==> flow/design.v <==
module uart_rx #(
    parameter CLOCKS_PER_PULSE = 4 ,  
              BITS_PER_WORD = 8,  
              W_OUT = 24  
) (
    input clk,rst_n,rx,
    output reg m_valid,
    output reg [W_OUT-1:0] m_data 
);
    localparam  IDLE    = 2'b00, 
                START   = 2'b01, 
                DATA    = 2'b10, 
                STOP    = 2'b11;
  	reg [1:0] state; 
    localparam NUM_WORDS = W_OUT / BITS_PER_WORD;
    reg[$clog2(CLOCKS_PER_PULSE)-1:0] c_clocks;
    reg[$clog2(BITS_PER_WORD)-1:0] c_bits;
    reg[$clog2(NUM_WORDS)-1:0] c_words;
    always @(posedge clk or negedge rst_n) begin
        if (!rst_n) begin
            {c_words,c_bits,c_clocks,m_valid,m_data} <= 1'b0;
            state <= IDLE;
        end else begin
            m_valid <= 0;
            case(state)
                IDLE: if(rx == 0)
                    state <= START;
                START: if(c_clocks == CLOCKS_PER_PULSE/2 - 1) begin
                        c_clocks <= 0;
                        state <= DATA;
                    end else begin
                        c_clocks <= c_clocks + 1;
                    end
              DATA:   if(c_clocks == CLOCKS_PER_PULSE-1)begin
                            c_clocks <= 0;
                            m_data <= {rx, m_data[W_OUT-1:1]};  
                            if(c_bits == BITS_PER_WORD-1) begin
                                c_bits <= 0;
                                state <= STOP;  
                                if(c_words == NUM_WORDS - 1) begin
                                    m_valid <= 1;  
                                    c_words <= 0;  
                                end else c_words <= c_words + 1;  
                            end else c_bits <= c_bits + 1;  
                        end else c_clocks <= c_clocks + 1;  
                STOP: if(c_clocks == CLOCKS_PER_PULSE - 1) begin
                        c_clocks <= 0;
                        state <= IDLE;  
                    end else c_clocks <= c_clocks + 1;
            endcase
        end
    end        
endmodule
module pwm_9ch #(
    parameter RESOLUTION = 16
)(
    input  wire                 clk,
    input  wire                 rst_n,
    input  wire [RESOLUTION-1:0] duty0,
    input  wire [RESOLUTION-1:0] duty1,
    input  wire [RESOLUTION-1:0] duty2,
    input  wire [RESOLUTION-1:0] duty3,
    input  wire [RESOLUTION-1:0] duty4,
    input  wire [RESOLUTION-1:0] duty5,
    input  wire [RESOLUTION-1:0] duty6,
    input  wire [RESOLUTION-1:0] duty7,
    input  wire [RESOLUTION-1:0] duty8,
    output reg  [8:0]           pwm_out
);
    reg [RESOLUTION-1:0] counter;
    always @(posedge clk or negedge rst_n) begin
        if (!rst_n)
            counter <= {RESOLUTION{1'b0}};
        else
            counter <= counter + 1;
    end
    always @(posedge clk or negedge rst_n) begin
        if (!rst_n) begin
            pwm_out <= 9'b0;
        end else begin
            pwm_out[0] <= (counter < duty0);
            pwm_out[1] <= (counter < duty1);
            pwm_out[2] <= (counter < duty2);
            pwm_out[3] <= (counter < duty3);
            pwm_out[4] <= (counter < duty4);
            pwm_out[5] <= (counter < duty5);
            pwm_out[6] <= (counter < duty6);
            pwm_out[7] <= (counter < duty7);
            pwm_out[8] <= (counter < duty8);
        end
    end
endmodule
module sev_seg_decorder(
    input [3:0] digit,
    output reg [6:0] seg
);
    always @(*)begin
        case(digit)
           4'd0: seg  = 7'b1000000;  
            4'd1: seg  = 7'b1111001;  
            4'd2: seg  = 7'b0100100;  
            4'd3: seg  = 7'b0110000;  
            4'd4: seg  = 7'b0011001;  
            4'd5: seg  = 7'b0010010;  
            4'd6: seg  = 7'b0000010;  
            4'd7: seg  = 7'b1111000;  
            4'd8: seg  = 7'b0000000;  
            4'd9: seg  = 7'b0010000;  
            4'd10: seg = 7'b0001000;  
            4'd11: seg = 7'b0000011;  
            4'd12: seg = 7'b1000110;  
            4'd13: seg = 7'b0100001;  
            4'd14: seg = 7'b0000110;  
            4'd15: seg = 7'b0001110;  
            default: seg = 7'b0111111;  
        endcase 
        end
endmodule
module uart_pwm_data_store #(
    parameter WIDTH = 16,
    parameter CHANNELS = 9
)(
    input  wire              clk,
    input  wire              rst_n,
    input  wire              rx_valid,
    input  wire [WIDTH-1:0]  rx_data,
    output reg  [3:0]        pkt_count,
    output reg [WIDTH-1:0] duty0,
    output reg [WIDTH-1:0] duty1,
    output reg [WIDTH-1:0] duty2,
    output reg [WIDTH-1:0] duty3,
    output reg [WIDTH-1:0] duty4,
    output reg [WIDTH-1:0] duty5,
    output reg [WIDTH-1:0] duty6,
    output reg [WIDTH-1:0] duty7,
    output reg [WIDTH-1:0] duty8
);
    reg [WIDTH-1:0] duty_reg [0:CHANNELS-1];
    integer k;
    always @(posedge clk or negedge rst_n) begin
        if (!rst_n) begin
            pkt_count <= 4'd0;
            for (k = 0; k < CHANNELS; k = k + 1)
                duty_reg[k] <= {WIDTH{1'b0}};
            duty0 <= 0; duty1 <= 0; duty2 <= 0;
            duty3 <= 0; duty4 <= 0; duty5 <= 0;
            duty6 <= 0; duty7 <= 0; duty8 <= 0;
        end else if (rx_valid) begin
            duty_reg[pkt_count] <= rx_data;
            duty0 <= duty_reg[0];
            duty1 <= duty_reg[1];
            duty2 <= duty_reg[2];
            duty3 <= duty_reg[3];
            duty4 <= duty_reg[4];
            duty5 <= duty_reg[5];
            duty6 <= duty_reg[6];
            duty7 <= duty_reg[7];
            duty8 <= duty_reg[8];
            if (pkt_count == CHANNELS-1)
                pkt_count <= 4'd0;
            else
                pkt_count <= pkt_count + 1;
        end
    end
endmodule
module uart_pwm_top (
    input  wire        clk,         
    input  wire        rst_n,       
    input  wire        uart_rx,     
    output wire [8:0]  pwm_out,     
    output wire [6:0] seg0,
    output wire [6:0] seg1,
    output wire [6:0] seg2,
    output wire [6:0] seg3,
    output wire [3:0] pkt_count
);
    wire        rx_valid;
    wire [15:0] rx_data;
    uart_rx #(.CLOCKS_PER_PULSE(434),  
              .BITS_PER_WORD(8), 
              .W_OUT(16) 
    ) uart_rx_inst (
        .clk(clk),
        .rst_n(rst_n),
        .rx(uart_rx),
        .m_data(rx_data),
        .m_valid(rx_valid)
    );
    wire [15:0] duty0, duty1, duty2, duty3, duty4, duty5, duty6, duty7, duty8;
    uart_pwm_data_store #(
        .WIDTH(16),
        .CHANNELS(9)
    ) data_store_inst (
        .clk(clk),
        .rst_n(rst_n),
        .rx_valid(rx_valid),
        .rx_data(rx_data),
        .pkt_count(pkt_count),
        .duty0(duty0), .duty1(duty1), .duty2(duty2),
        .duty3(duty3), .duty4(duty4), .duty5(duty5),
        .duty6(duty6), .duty7(duty7), .duty8(duty8)
    );
    pwm_9ch #(
        .RESOLUTION(16)
    ) pwm_inst (
        .clk(clk),
        .rst_n(rst_n),
        .duty0(duty0),
        .duty1(duty1),
        .duty2(duty2),
        .duty3(duty3),
        .duty4(duty4),
        .duty5(duty5),
        .duty6(duty6),
        .duty7(duty7),
        .duty8(duty8),
        .pwm_out(pwm_out)
    );
    wire [3:0] digit0 = rx_data[3:0];     
    wire [3:0] digit1 = rx_data[7:4];
    wire [3:0] digit2 = rx_data[11:8];
    wire [3:0] digit3 = rx_data[15:12];   
    sev_seg_decorder seg_inst0 (.digit(digit0), .seg(seg0));
    sev_seg_decorder seg_inst1 (.digit(digit1), .seg(seg1));
    sev_seg_decorder seg_inst2 (.digit(digit2), .seg(seg2));
    sev_seg_decorder seg_inst3 (.digit(digit3), .seg(seg3));
endmodule
# Tool chain data of uart_pwm_top
# Each step is given for the RTL above and for the edited RTL.
# Lines under "before" count in the file above, lines under "after" in the edited file.
# "diff": "after" minus "before" as printed here. "change_rel_pct": 100 x difference / "before".
# Not given: -
[design]
top = "uart_pwm_top"
clk_port = "clk"
library = "sky130hd"
corner = "tt_025C_1v80"

# Diff
# Unified diff, file above to edited file.
# This change comes from a script, not from a designer. The edited design behaves differently; no optimisation was intended.
# begin of diff
@@ -168,5 +168,5 @@
     input  wire        rst_n,       
     input  wire        uart_rx,     
-    output wire [8:0]  pwm_out,     
+    output wire [8:0]  pwm_out_o,     
     output wire [6:0] seg0,
     output wire [6:0] seg1,
@@ -175,4 +175,8 @@
     output wire [3:0] pkt_count
 );
+    wire [8:0] pwm_out;
+    reg [8:0] pwm_out_d1;
+    always @(posedge clk) pwm_out_d1 <= pwm_out;
+    assign pwm_out_o = pwm_out_d1;
     wire        rx_valid;
     wire [15:0] rx_data;
# end of diff

# Elaborated design
# Yosys after proc, flatten, opt, wreduce and memory -nomap, before mapping. Print and check cells are not counted. Equal cells are merged and count once.
# Memory sizes are those after Yosys's memory passes, which may raise the word count (mostly to a power of two), join words into wider ones and drop unused or constant bits.
[bits]
columns = ["element", "before", "after", "diff", "change_rel_pct"]
rows = [
  ["mem_bits_ro", 448, 448, 0, 0.00],
  ["reg_bits", 349, 358, 9, 2.58],
  ["elab_cells", 97, 98, 1, 1.03],
  ["output_inout_bits", 41, 41, 0, 0.00],
  ["in_bits", 3, 3, 0, 0.00],
  ["mem_count", 4, 4, 0, 0.00],
]
[memory_table]
columns = ["element", "before", "after"]
rows = [
  ["memory_list", "16x7 r1 w0; 16x7 r1 w0; 16x7 r1 w0; 16x7 r1 w0", "16x7 r1 w0; 16x7 r1 w0; 16x7 r1 w0; 16x7 r1 w0"],
]
[classes]
columns = ["element", "before", "after", "diff", "change_rel_pct"]
rows = [
  ["muxes", 16, 16, 0, 0.00],
  ["addsub", 5, 5, 0, 0.00],
  ["n_reduce_logical", 17, 17, 0, 0.00],
  ["n_cmp", 9, 9, 0, 0.00],
  ["equal", 19, 19, 0, 0.00],
]
[op_table]
columns = ["op", "before", "after", "diff", "change_rel_pct"]
rows = [
  ["AND reduction 2 bit", 10, 10, 0, 0.00],
  ["less-than comparator 16 bit", 9, 9, 0, 0.00],
  ["2-to-1 mux 1 bit", 5, 5, 0, 0.00],
  ["2-to-1 mux 2 bit", 5, 5, 0, 0.00],
  ["equality test 4 x 3 -> 1 bit with constant B", 4, 4, 0, 0.00],
  ["inequality test 2 x 1 -> 1 bit with constant B", 4, 4, 0, 0.00],
  ["equality test 2 bit with constant B", 2, 2, 0, 0.00],
  ["equality test 4 x 2 -> 1 bit with constant B", 2, 2, 0, 0.00],
  ["2-to-1 mux 9 bit", 2, 2, 0, 0.00],
  ["adder 1 bit with constant B", 1, 1, 0, 0.00],
  ["adder 16 x 1 -> 16 bit with constant B", 1, 1, 0, 0.00],
  ["adder 3 x 1 -> 3 bit with constant B", 1, 1, 0, 0.00],
  ["adder 4 x 1 -> 4 bit with constant B", 1, 1, 0, 0.00],
  ["adder 9 x 1 -> 9 bit with constant B", 1, 1, 0, 0.00],
  ["equality test 2 x 1 -> 1 bit with constant B", 1, 1, 0, 0.00],
  ["equality test 3 bit with constant B", 1, 1, 0, 0.00],
  ["equality test 4 x 1 -> 1 bit with constant B", 1, 1, 0, 0.00],
  ["equality test 4 bit with constant B", 1, 1, 0, 0.00],
  ["equality test 9 x 8 -> 1 bit with constant B", 1, 1, 0, 0.00],
  ["equality test 9 bit with constant B", 1, 1, 0, 0.00],
  ["zero test 2 bit", 1, 1, 0, 0.00],
  ["zero test 4 bit", 1, 1, 0, 0.00],
  ["2-to-1 mux 3 bit", 1, 1, 0, 0.00],
  ["2-to-1 mux 4 bit", 1, 1, 0, 0.00],
  ["inequality test 2 bit with constant B", 1, 1, 0, 0.00],
  ["case mux 2 bit (select 4 bit)", 1, 1, 0, 0.00],
  ["case mux 9 bit (select 2 bit)", 1, 1, 0, 0.00],
  ["AND reduction 3 bit", 1, 1, 0, 0.00],
]
# The list need not be complete.

# Logic depth
# Depth = most cells in a row (Yosys ltp): at word level without a register or memory, in the mapped netlist without a sequential cell, where the memories' decode and read muxes count.
[depth]
columns = ["element", "before", "after", "diff", "change_rel_pct"]
rows = [
  ["ltp_word", 4, 4, 0, 0.00],
  ["abc_area", "0", "0", "-", "-"],
  ["mapped_depth", 7, 7, 0, 0.00],
  ["ltp_nobuf", 6, 6, 0, 0.00],
]

# Synthesis result
# The flow's flattened synthesis, as Yosys stat reports it; memories are mapped. The netlist is that of the ABC_AREA named above (0 if unset); the other value can give another one.
[by_type]
columns = ["type", "before", "after", "diff", "change_rel_pct"]
rows = [
  ["sky130_fd_sc_hd__dfxtp_1", 0, 9, 9, "-"],
  ["sky130_fd_sc_hd__dfrtp_1", 350, 350, 0, 0.00],
  ["sky130_fd_sc_hd__nand2_1", 191, 191, 0, 0.00],
  ["sky130_fd_sc_hd__o21ai_0", 187, 187, 0, 0.00],
  ["sky130_fd_sc_hd__inv_1", 176, 176, 0, 0.00],
  ["sky130_fd_sc_hd__ha_1", 169, 169, 0, 0.00],
  ["sky130_fd_sc_hd__mux2_2", 108, 108, 0, 0.00],
  ["sky130_fd_sc_hd__clkbuf_1", 53, 53, 0, 0.00],
  ["sky130_fd_sc_hd__mux2_1", 41, 41, 0, 0.00],
  ["sky130_fd_sc_hd__nor2_1", 41, 41, 0, 0.00],
  ["sky130_fd_sc_hd__a21oi_1", 40, 40, 0, 0.00],
  ["sky130_fd_sc_hd__a21o_1", 27, 27, 0, 0.00],
  ["sky130_fd_sc_hd__nand4_1", 27, 27, 0, 0.00],
  ["sky130_fd_sc_hd__nand2b_1", 13, 13, 0, 0.00],
  ["sky130_fd_sc_hd__xnor2_1", 13, 13, 0, 0.00],
  ["sky130_fd_sc_hd__and3_1", 11, 11, 0, 0.00],
  ["sky130_fd_sc_hd__nand3_1", 11, 11, 0, 0.00],
  ["sky130_fd_sc_hd__nor3_1", 11, 11, 0, 0.00],
]
# The list need not be complete.
[synth_totals]
columns = ["element", "before", "after", "diff", "change_rel_pct"]
rows = [
  ["area_um2", 17459.2, 17639.4, 180.2, 1.03],
  ["seq_area_um2", 8784.7, 8964.8, 180.1, 2.05],
  ["buffers", 74, 74, 0, 0.00],
  ["mapped_cells", 1615, 1624, 9, 0.56],
  ["ffs", 351, 360, 9, 2.56],
]
# By module: a second synthesis without flattening, with its own total; a netlist apart from the flattened one above.
[hier_totals]
columns = ["element", "before", "after", "diff", "change_rel_pct"]
rows = [
  ["cells_unflattened", 1424, 1433, 9, 0.63],
  ["area_unflattened_um2", 18089.8, 18270.0, 180.2, 1.00],
]
# Rows give one instance, submodules left out.
[by_module_before]
columns = ["mod", "cells", "mod_seq_area_um2", "area_um2", "instances"]
rows = [
  ["uart_pwm_data_store", 639, 7307.0, 11111.9, 1],
  ["pwm_9ch (RESOLUTION=16)", 526, 625.6, 4274.1, 1],
  ["uart_rx", 127, 852.1, 1607.8, 1],
  ["sev_seg_decorder", 33, 0.0, 274.0, 4],
  ["uart_pwm_top", 0, 0.0, 0.0, 1],
]
[by_module_after]
columns = ["mod", "cells", "mod_seq_area_um2", "area_um2", "instances"]
rows = [
  ["uart_pwm_data_store", 639, 7307.0, 11111.9, 1],
  ["pwm_9ch (RESOLUTION=16)", 526, 625.6, 4274.1, 1],
  ["uart_rx", 127, 852.1, 1607.8, 1],
  ["sev_seg_decorder", 33, 0.0, 274.0, 4],
  ["uart_pwm_top", 9, 180.2, 180.2, 1],
]

# Path before layout
# Path of least setup slack by OpenSTA after synthesis, without wires, with an ideal clock, recovery checks aside; 20% of the period is set as input and as output delay. Where synthesis merged equal registers, the netlist keeps one of their names.
[synth_timing]
columns = ["element", "before", "after", "diff", "change_rel_pct"]
rows = [
  ["path_type", "register to output", "register to output", "-", "-"],
  ["startpoint", "register uart_rx_inst.m_data[4]", "register uart_rx_inst.m_data[4]", "-", "-"],
  ["endpoint", "output port seg1[3]", "output port seg1[3]", "-", "-"],
  ["t_first_pin_ps", 0, 0, 0, "-"],
  ["period_ps", 20000, 20000, 0, 0.00],
  ["path_buffers", 0, 0, 0, "-"],
  ["path_stages", 5, 5, 0, 0.00],
  ["out_delay_ps", 4000, 4000, 0, 0.00],
  ["slack_ps", 14705, 14705, 0, "-"],
  ["delay_ps", 1295, 1295, 0, 0.00],
  ["t_arrival_ps", 1295, 1295, 0, 0.00],
  ["t_required_ps", 16000, 16000, 0, 0.00],
  ["synth_period_reached_ps", 5295, 5295, 0, 0.00],
]
# "delay_ps" = arrival - input delay + setup time.
# A path that ends at an output port has no setup time.
# "path_stages" counts driving pins, that of a launching flip-flop among them; a cell with two outputs on the path counts twice.
# "synth_period_reached_ps" is the clock period less the worst setup slack; recovery checks do not enter. This is arithmetic on one report: input and output delays are still those of the set period (20% each).
# Between the ends stands the longest chain of elaborated cells between them, by number of cells; it is not shown to be the way that was timed. Of several equally long chains one is given.
# A line is the first line of the expression or statement that the cell stems from. Yosys adds cells for indexed reads and writes and turns some case tables into memories.
# The chain passes a memory read, where the word-level depth is cut; so it can be longer than that depth.
[synth_between_before]
cell_sequence = "sky130_fd_sc_hd__dfrtp_1 -> sky130_fd_sc_hd__inv_1 -> sky130_fd_sc_hd__ha_1 -> sky130_fd_sc_hd__inv_1 -> sky130_fd_sc_hd__mux4_2"
elab_chain_len = 1
cone_cells = 1
cone_lines = 1
cone_classes = "memory (1)"
[synth_rtl_before]
columns = ["element", "line", "text"]
rows = [
  ["from (decl)", 8, "output reg [W_OUT-1:0] m_data"],
  ["from (assign)", 36, "m_data <= {rx, m_data[W_OUT-1:1]};"],
  ["memory read (16 x 7 bit)", 98, "case(digit)"],
  ["to (decl)", 172, "output wire [6:0] seg1,"],
]
[synth_between_after]
cell_sequence = "sky130_fd_sc_hd__dfrtp_1 -> sky130_fd_sc_hd__inv_1 -> sky130_fd_sc_hd__ha_1 -> sky130_fd_sc_hd__inv_1 -> sky130_fd_sc_hd__mux4_2"
elab_chain_len = 1
cone_cells = 1
cone_lines = 1
cone_classes = "memory (1)"
[synth_rtl_after]
columns = ["element", "line", "text"]
rows = [
  ["from (decl)", 8, "output reg [W_OUT-1:0] m_data"],
  ["from (assign)", 36, "m_data <= {rx, m_data[W_OUT-1:1]};"],
  ["memory read (16 x 7 bit)", 98, "case(digit)"],
  ["to (decl)", 172, "output wire [6:0] seg1,"],
]

# Worst path after layout
# Path of least setup slack in the final report of the runs of pair 1 (OpenROAD, finished layout, wires in). Where an end is a register, its clock arrival counts in the times.
# The path's times are printed in steps of 10 ps; the period is the one set.
[layout_timing]
columns = ["element", "before", "after", "diff", "change_rel_pct"]
rows = [
  ["path_type", "register to output", "register to output", "-", "-"],
  ["startpoint", "register uart_rx_inst.m_data[1]", "register uart_rx_inst.m_data[1]", "-", "-"],
  ["endpoint", "output port seg0[3]", "output port seg0[3]", "-", "-"],
  ["t_arrival_ps", 2790, 2880, 90, 3.23],
  ["t_first_pin_ps", 540, 540, 0, 0.00],
  ["t_required_ps", 16000, 16000, 0, 0.00],
  ["path_stages", 6, 6, 0, 0.00],
  ["path_buffers", 1, 1, 0, 0.00],
  ["slack_ps", 13210, 13120, -90, "-"],
  ["out_delay_ps", 4000, 4000, 0, 0.00],
  ["period_ps", 20000, 20000, 0, 0.00],
]
# Between the ends stands the longest chain of elaborated cells between them, by number of cells; it is not shown to be the way that was timed. Of several equally long chains one is given.
# The chain passes a memory read, where the word-level depth is cut; so it can be longer than that depth.
[layout_between_before]
cell_sequence = "sky130_fd_sc_hd__dfrtp_1 -> sky130_fd_sc_hd__inv_1 -> sky130_fd_sc_hd__ha_1 -> sky130_fd_sc_hd__inv_1 -> sky130_fd_sc_hd__mux4_2 -> sky130_fd_sc_hd__clkdlybuf4s50_1"
elab_chain_len = 1
cone_cells = 1
cone_lines = 1
cone_classes = "memory (1)"
[layout_rtl_before]
columns = ["element", "line", "text"]
rows = [
  ["from (decl)", 8, "output reg [W_OUT-1:0] m_data"],
  ["from (assign)", 36, "m_data <= {rx, m_data[W_OUT-1:1]};"],
  ["memory read (16 x 7 bit)", 98, "case(digit)"],
  ["to (decl)", 171, "output wire [6:0] seg0,"],
]
[layout_between_after]
cell_sequence = "sky130_fd_sc_hd__dfrtp_1 -> sky130_fd_sc_hd__inv_1 -> sky130_fd_sc_hd__ha_1 -> sky130_fd_sc_hd__inv_1 -> sky130_fd_sc_hd__mux4_2 -> sky130_fd_sc_hd__clkdlybuf4s50_1"
elab_chain_len = 1
cone_cells = 1
cone_lines = 1
cone_classes = "memory (1)"
[layout_rtl_after]
columns = ["element", "line", "text"]
rows = [
  ["from (decl)", 8, "output reg [W_OUT-1:0] m_data"],
  ["from (assign)", 36, "m_data <= {rx, m_data[W_OUT-1:1]};"],
  ["memory read (16 x 7 bit)", 98, "case(digit)"],
  ["to (decl)", 171, "output wire [6:0] seg0,"],
]

# Flow runs
# Both versions went through the flow (Yosys, OpenROAD) with the same settings in each pair. Constraints: input delay and output delay 20% of the set period each, output load 0.01 pF.
[settings_pair_1]
CORE_UTILIZATION = 40
period_ns = 20.0
CAP_MARGIN = 20
CORE_MARGIN = 2
SLEW_MARGIN = 20
[results_pair_1]
columns = ["element", "before", "after", "diff", "change_rel_pct"]
rows = [
  ["ys_area_um2", 17459.2, 17639.4, 180.2, 1.03],
  ["period_reached_ps", 6785, 6884, 99, 1.46],
  ["tns_ps", 0, 0, 0, "-"],
  ["setup_worst_slack_ps", 13215, 13116, -99, "-"],
  ["final_stdcell_area_um2", 19567.5, 19837.8, 270.3, 1.38],
  ["die_um2", 45334.9, 45793.9, 459.0, 1.01],
]
[settings_pair_2]
ABC_AREA = 1
CAP_MARGIN = 0
CELL_PAD_IN_SITES_GLOBAL_PLACEMENT = 3
CORE_ASPECT_RATIO = 1.0
CORE_MARGIN = 10
CORE_UTILIZATION = 21
GPL_TIMING_DRIVEN = 0
HOLD_SLACK_MARGIN = 0.11
PLACE_DENSITY = 0.51
SLEW_MARGIN = 0
period_ns = 5.3
[results_pair_2]
columns = ["element", "before", "after", "diff", "change_rel_pct"]
rows = [
  ["ys_area_um2", 17255.3, 17435.5, 180.2, 1.04],
  ["period_reached_ps", 4469, 4519, 50, 1.12],
  ["tns_ps", 0, 0, 0, "-"],
  ["setup_worst_slack_ps", 831, 781, -50, "-"],
  ["final_stdcell_area_um2", 20836.2, 21021.4, 185.2, 0.89],
  ["die_um2", 94034.2, 94950.3, 916.1, 0.97],
]
# "period_reached_ps" means the clock period less the worst setup slack. The figure is calculated, with input and output delays left at 20% of the set period.
